==> flow/design.v <==
module a23_multiply (
input                       i_clk,
input                       i_rst,           
input                       i_fetch_stall,
input       [31:0]          i_a_in,          
input       [31:0]          i_b_in,          
input       [1:0]           i_function,
input                       i_execute,
output      [31:0]          o_out,
output      [1:0]           o_flags,         
output reg                  o_done           
);
wire        enable;
wire        accumulate;
wire [33:0] multiplier;
wire [33:0] multiplier_bar;
wire [33:0] sum;
wire [33:0] sum34_b;
reg  [5:0]  count;
reg  [5:0]  count_nxt;
reg  [67:0] product;
reg  [67:0] product_nxt;
reg  [1:0]  flags_nxt;
wire [32:0] sum_acc1;            
assign enable         = i_function[0];
assign accumulate     = i_function[1];
assign multiplier     =  { 2'd0, i_a_in} ;
assign multiplier_bar = ~{ 2'd0, i_a_in} + 34'd1 ;
assign sum34_b        =  product[1:0] == 2'b01 ? multiplier     :
                         product[1:0] == 2'b10 ? multiplier_bar :
                                                 34'd0          ;
    assign sum =  product[67:34] + sum34_b;
    assign sum_acc1 = {1'd0, product[32:1]} + {1'd0, i_a_in};
always @*
    begin
    count_nxt           = count;
    product_nxt         = product;
    flags_nxt   = { product[32], product[32:1] == 32'd0 }; 
    if ( count == 6'd0 )
        product_nxt = {33'd0, 1'd0, i_b_in, 1'd0 } ;
    else if ( count <= 6'd33 )
        product_nxt = { sum[33], sum, product[33:1]} ;
    else if ( count == 6'd34 && accumulate )
        begin
        product_nxt         = { product[64:33], sum_acc1[31:0], 1'd0};  
        end
    if (count == 6'd0)   
        count_nxt   = enable ? 6'd1 : 6'd0;
    else if ((count == 6'd34 && !accumulate) ||   
             (count == 6'd35 &&  accumulate)  )   
        count_nxt   = 6'd0;
    else
        count_nxt   = count + 1'd1;
    end
always @ ( posedge i_clk )
    if ( i_rst )
        begin
        count           <= 6'd0;
        o_done          <= 1'd0;
        end
    else if ( !i_fetch_stall )
        begin
        count           <= i_execute ? count_nxt          : count;           
        product         <= i_execute ? product_nxt        : product;        
        o_done          <= i_execute ? count == 6'd31     : o_done;          
        end
assign o_out   = product[32:1]; 
assign o_flags = flags_nxt;
endmodule
module amber_mul (
input                       i_clk,
input                       i_rst,           
input                       i_start,
input                       i_accumulate,    
input       [31:0]          i_a,             
input       [31:0]          i_b,             
input       [31:0]          i_c,             
output                      o_ready,
output                      o_done,
output      [31:0]          o_result,
output      [1:0]           o_flags          
);
reg         busy;
reg         acc_q;
reg  [31:0] a_q;
reg  [31:0] c_q;
reg         done_d1;
reg         done_d2;
reg         done_d3;
wire        mult_done;
wire        take;
wire [31:0] mult_a;
wire [1:0]  mult_function;
assign take          = i_start && !busy;
assign o_ready       = !busy;
assign mult_a        = done_d2 ? c_q : a_q;
assign mult_function = busy ? { acc_q, 1'd0 } : { i_accumulate, take };
always @ ( posedge i_clk )
    if ( take )
        begin
        acc_q <= i_accumulate;
        a_q   <= i_a;
        c_q   <= i_c;
        end
always @ ( posedge i_clk )
    if ( i_rst )
        begin
        busy    <= 1'd0;
        done_d1 <= 1'd0;
        done_d2 <= 1'd0;
        done_d3 <= 1'd0;
        end
    else
        begin
        busy    <= take ? 1'd1 : ( o_done ? 1'd0 : busy );
        done_d1 <= mult_done;
        done_d2 <= done_d1;
        done_d3 <= done_d2 && acc_q;
        end
assign o_done = busy && ( acc_q ? done_d3 : done_d2 );
a23_multiply u_multiply (
    .i_clk          ( i_clk          ),
    .i_rst          ( i_rst          ),
    .i_fetch_stall  ( 1'd0           ),
    .i_a_in         ( mult_a         ),
    .i_b_in         ( i_b            ),
    .i_function     ( mult_function  ),
    .i_execute      ( 1'd1           ),
    .o_out          ( o_result       ),
    .o_flags        ( o_flags        ),
    .o_done         ( mult_done      )
);
endmodule
== Step by step through the tools: amber_mul ==
What the tools print for amber_mul, step after step.
Lines are those of the file above, counted from 1.
Library cell names are shortened.
The mark n/a stands for no value.

* Top: amber_mul
* Clock: i_clk
* Standard-cell library: sky130hd
* Library corner: tt_025C_1v80

== After elaboration ==
Yosys after proc, flatten, opt, wreduce and memory -nomap, before mapping. Memory bits, and registers merged into a memory's read port (data or address), are not among the register bits. Print and check cells are not counted. Equal cells are merged and count once.

* Word-level cells: 50
* Input port bits: 100
* Register bits: 144

* $lt $le $gt $ge: 1
* Add/subtract/negate cells: 4
* Bitwise gates (word level): 2
* Muxes and demuxes: 13
* Eq/ne operators: 5
* Reductions and logical operators: 14

{| class="wikitable"
|+ Operator list
! cell !! number
|-
| 68-bit 2-to-1 mux || 2
|-
| 34-bit 2-to-1 mux || 2
|-
| 32-bit inverter with 34-bit output || 1
|-
| 34-bit by 1-bit adder with 34-bit output with constant B || 1
|-
| 34-bit adder || 1
|-
| 33-bit 2-to-1 mux || 1
|-
| 32-bit adder || 1
|-
| 32-bit zero test || 1
|-
| 32-bit 2-to-1 mux || 1
|-
| 6-bit equality test with constant B || 2
|-
| 6-bit 2-to-1 mux || 2
|-
| 1-bit logical AND || 6
|-
| 6-bit by 1-bit adder with 6-bit output with constant B || 1
|-
| 6-bit by 5-bit equality test with 1-bit output with constant B || 1
|-
| 6-bit less-or-equal comparator with constant B || 1
|-
| 6-bit zero test || 1
|-
| 1-bit 2-to-1 mux || 4
|-
| 3-bit nonzero test || 1
|-
| 1-bit zero test || 2
|-
| 2-bit by 1-bit equality test with 1-bit output with constant B || 1
|-
| 2-bit equality test with constant B || 1
|-
| 2-bit AND reduction || 1
|-
| 2-bit nonzero test || 1
|-
| 2-bit 2-to-1 mux || 1
|-
| 1-bit logical OR || 1
|-
| 1-bit inverter || 1
|}

== Logic depth ==
Depth = most cells in a row (Yosys ltp): at word level without a register or memory, in the mapped netlist without a sequential cell, where the memories' decode and read muxes count.

* Depth after elaboration: 8
* ABC_AREA: 0
* Depth in mapped cells: 26
* Gate-level depth less buffers: 19

== Mapped cells and area ==
The flow's flattened synthesis, as Yosys stat reports it; memories are mapped. The netlist is that of the ABC_AREA named above (0 if unset); the other value can give another one.

* Sequential part of the area: 4184.0 µm²
* Buffers: 67
* Cells in the netlist: 1020
* Mapped flip-flops: 143
* Mapped area: 10203.5 µm²

{| class="wikitable"
|+ Cells by type
! cell !! number !! total area (µm²)
|-
| edfxtp_1 || 132 || 3.96E+03
|-
| ha_1 || 69 || 863.328
|-
| xnor2_1 || 50 || 437.92
|-
| o21ai_0 || 65 || 325.312
|-
| a21oi_1 || 63 || 315.302
|-
| mux2i_1 || 29 || 290.278
|-
| nor2_1 || 70 || 262.752
|-
| buf_4 || 33 || 247.738
|-
| xor2_1 || 27 || 236.477
|-
| a21o_1 || 30 || 225.216
|-
| dfxtp_1 || 11 || 220.211
|-
| a22oi_1 || 24 || 180.173
|-
| nand2_1 || 48 || 180.173
|-
| inv_1 || 47 || 176.419
|-
| nor3_1 || 33 || 165.158
|-
| o22ai_1 || 26 || 162.656
|-
| nand3_1 || 22 || 110.106
|-
| nand2b_1 || 17 || 106.352
|}

Not listed: further types 56, cells in them 224.
The figures by module come from a second, unflattened synthesis with its own total; it is not the netlist above.

* Cells (unflattened synthesis): 1052
* Area (unflattened synthesis): 10432.5 µm²

Each row is one instance without its submodules.

{| class="wikitable"
|+ By module
! module !! seq. area (µm²) !! instances !! area (µm²) !! cells
|-
| a23_multiply || 2152.1 || 1 || 7780.0 || 934
|-
| amber_mul || 2031.9 || 1 || 2652.5 || 118
|}

== Timing after synthesis ==
OpenSTA on the mapped netlist: ideal clock, no wires. The path of least setup slack (recovery checks aside). Input and output delay are each 20% of the period. Register names are those of the netlist, which keeps one name where synthesis merged equal registers.

* Path kind: register to register
* Start point: register done_d2
* End point: register (name not given)
* Buffers on the path: 7
* Data required time: 4734 ps
* Slack: -938 ps
* Path delay: 5938 ps
* Period: 5000 ps
* Data arrival time: 5672 ps
* Driving pins on the path: 27
* Synthesis period reached: 5938 ps

"path delay" is the arrival time less input delay plus setup time.
"driving pins on the path": output pins that drive a net of the path, with the launching flip-flop's if there is one; two outputs of one cell count as two.
"synthesis period reached" is the clock period less the worst setup slack; recovery checks do not enter. This is arithmetic on one report: input and output delays are still those of the set period (20% each).
Between the ends stands the longest chain of elaborated cells between them, by number of cells; it is not shown to be the way that was timed. Of several equally long chains one is given.
A line is the first line of the expression or statement that the cell stems from. Yosys adds cells for indexed reads and writes and turns some case tables into memories.

* Path through: dfxtp_1 -> buf_6 -> buf_12 -> buf_6 -> buf_2 -> buf_2 -> buf_1 -> mux2i_1 -> ha_1 -> o211ai_2 -> or4_4 -> nor2b_4 -> nand3_4 -> a2111oi_4 -> xnor2_1 -> o22ai_1 -> ha_1 -> clkbuf_1 -> a21oi_1 -> o21ai_0 -> a21o_1 -> a21o_1 -> a21oi_1 -> o211ai_1 -> a31oi_1 -> xor2_1 -> nor2_1
* Cells in the longest elaborated chain: 7
* Elaborated cells between the ends (all ways): 7
* RTL lines with such cells: 6

{| class="wikitable"
|+ Ends and longest elaborated chain, after synthesis
! element !! RTL line !! text
|-
| from (decl) || 88 || <nowiki>reg         done_d2;</nowiki>
|-
| from (assign) || 110 || <nowiki>done_d2 <= 1'd0;</nowiki>
|-
| from (assign) || 117 || <nowiki>done_d2 <= done_d1;</nowiki>
|-
| 32-bit 2-to-1 mux || 96 || <nowiki>assign mult_a        = done_d2 ? c_q : a_q;</nowiki>
|-
| 32-bit inverter with 34-bit output || 28 || <nowiki>assign multiplier_bar = ~{ 2'd0, i_a_in} + 34'd1 ;</nowiki>
|-
| 34-bit by 1-bit adder with 34-bit output || 28 ||
|-
| 34-bit 2-to-1 mux || 30 ||
|-
| 34-bit 2-to-1 mux || 29 ||
|-
| 34-bit adder || 32 ||
|-
| 68-bit 2-to-1 mux || 41 || <nowiki>else if ( count <= 6'd33 )</nowiki>
|-
| to (assign) || 64 ||
|-
| to (decl) || 21 ||
|}

== Path in the finished layout ==
Path of least setup slack in the final report of record 1 (OpenROAD, finished layout, wires in). Where an end is a register, its clock arrival counts in the times.
The path's times are printed in steps of 10 ps; the period is the one set.

* Path kind: register to register
* Start point: register done_d2
* End point: register (name not given)
* Slack: -3100 ps
* Buffers on the path: 7
* Data required time: 3080 ps
* Period: 2880 ps
* Data arrival time: 6180 ps
* Driving pins on the path: 25

Between the ends stands the longest chain of elaborated cells between them, by number of cells; it is not shown to be the way that was timed. Of several equally long chains one is given.

* Path through: dfxtp_2 -> buf_6 -> buf_12 -> buf_12 -> buf_4 -> buf_4 -> nor3_1 -> a21oi_1 -> nor4_4 -> nor2b_4 -> buf_4 -> buf_4 -> nand3_1 -> xnor2_1 -> o22ai_2 -> ha_4 -> a21oi_2 -> o21ai_2 -> a21o_1 -> a21o_1 -> a21oi_2 -> o211ai_1 -> a31oi_2 -> xor2_2 -> nor2_2
* Cells in the longest elaborated chain: 7
* Elaborated cells between the ends (all ways): 7
* RTL lines with such cells: 6

{| class="wikitable"
|+ Ends and longest elaborated chain, after layout
! element !! RTL line !! text
|-
| from (decl) || 88 || <nowiki>reg         done_d2;</nowiki>
|-
| from (assign) || 110 || <nowiki>done_d2 <= 1'd0;</nowiki>
|-
| from (assign) || 117 || <nowiki>done_d2 <= done_d1;</nowiki>
|-
| 32-bit 2-to-1 mux || 96 || <nowiki>assign mult_a        = done_d2 ? c_q : a_q;</nowiki>
|-
| 32-bit inverter with 34-bit output || 28 || <nowiki>assign multiplier_bar = ~{ 2'd0, i_a_in} + 34'd1 ;</nowiki>
|-
| 34-bit by 1-bit adder with 34-bit output || 28 ||
|-
| 34-bit 2-to-1 mux || 30 ||
|-
| 34-bit 2-to-1 mux || 29 ||
|-
| 34-bit adder || 32 ||
|-
| 68-bit 2-to-1 mux || 41 || <nowiki>else if ( count <= 6'd33 )</nowiki>
|-
| to (assign) || 64 ||
|-
| to (decl) || 21 ||
|}

Wiki page: amber_mul / flow data

Flow measurements of amber_mul on sky130hd: 2 stored runs with different settings, listed in no order. Input and output delays are each 20% of the period that was set; the output load is 0.01 pF.
"achieved clock period": clock period set for the run, less the worst setup slack. It is reckoned from that one timing run; input and output delays stay at 20% of the period that was set.
"worst setup path time": the worst setup path's part of the clock period (all of it between registers, 20% less for each end at a port) less its slack. A launch clock that arrives late makes it longer, a capture clock that arrives late makes it shorter.
"power": no workload was simulated; the value follows from the tool's default switching activity.
"worst setup path time" is given in steps of 10 ps.

Record 1
==> flow/run.sh <==
#!/bin/bash
# the make line also repeats the synthesis and layout settings of config.mk as NAME=value (left out here)
make -C /OpenROAD-flow-scripts/flow DESIGN_CONFIG=/design/flow/config.mk WORK_HOME=/design/flow/orfs CLKGATE_MAP_FILE= finish
==> flow/config.mk <==
export PLATFORM = sky130hd
export DESIGN_NAME = amber_mul
export DESIGN_NICKNAME = amber_mul
export VERILOG_FILES = /design/flow/design.v
export SDC_FILE = /design/flow/constraint.sdc
export NUM_CORES = 4
export LEC_CHECK = 0
export CAP_MARGIN = 20
export CELL_PAD_IN_SITES_DETAIL_PLACEMENT = 2
export CELL_PAD_IN_SITES_GLOBAL_PLACEMENT = 1
export CORE_MARGIN = 3
export CORE_UTILIZATION = 40
export GPL_TIMING_DRIVEN = 0
export MAX_ROUTING_LAYER = met4
export PLACE_DENSITY_LB_ADDON = 0.03
export SETUP_SLACK_MARGIN = 0.35
export SLEW_MARGIN = 20
export TNS_END_PERCENT = 15
==> flow/constraint.sdc <==
create_clock -name core_clock -period 2.88 [get_ports {i_clk}]
set_input_delay 0.5760 -clock core_clock [delete_from_list [all_inputs] [get_ports {i_clk}]]
set_output_delay 0.5760 -clock core_clock [all_outputs]
set_load 0.01 [all_outputs]

==> results of record 1 <==
chip area after synthesis (Yosys): 10203.5 µm²
die area: 27461.5 µm²
standard-cell area of the final layout: 14774.2 µm²
utilization: 59.9%
worst setup slack after layout: -3103 ps
total negative slack: -124397 ps
worst hold slack: 525 ps
power: 9.386 mW
achieved clock period: 5983 ps
worst setup path time: 5980 ps
worst setup path kind: register to register

Record 2
==> flow/run.sh <==
#!/bin/bash
# the make line also repeats the synthesis and layout settings of config.mk as NAME=value (left out here)
make -C /OpenROAD-flow-scripts/flow DESIGN_CONFIG=/design/flow/config.mk WORK_HOME=/design/flow/orfs CLKGATE_MAP_FILE= finish
==> flow/config.mk <==
export PLATFORM = sky130hd
export DESIGN_NAME = amber_mul
export DESIGN_NICKNAME = amber_mul
export VERILOG_FILES = /design/flow/design.v
export SDC_FILE = /design/flow/constraint.sdc
export NUM_CORES = 4
export LEC_CHECK = 0
export CAP_MARGIN = 5
export CELL_PAD_IN_SITES_GLOBAL_PLACEMENT = 1
export CORE_ASPECT_RATIO = 1.09
export CORE_MARGIN = 2
export CORE_UTILIZATION = 40
export CTS_CLUSTER_DIAMETER = 233
export GPL_ROUTABILITY_DRIVEN = 0
export MAX_ROUTING_LAYER = met4
export SLEW_MARGIN = 20
==> flow/constraint.sdc <==
create_clock -name core_clock -period 5.0 [get_ports {i_clk}]
set_input_delay 1.0000 -clock core_clock [delete_from_list [all_inputs] [get_ports {i_clk}]]
set_output_delay 1.0000 -clock core_clock [all_outputs]
set_load 0.01 [all_outputs]

==> results of record 2 <==
chip area after synthesis (Yosys): 10203.5 µm²
die area: 26803.6 µm²
standard-cell area of the final layout: 12532.0 µm²
utilization: 49.6%
worst setup slack after layout: 261 ps
total negative slack: 0 ps
worst hold slack: 465 ps
power: 4.126 mW
achieved clock period: 4739 ps
worst setup path time: 4740 ps
worst setup path kind: register to register
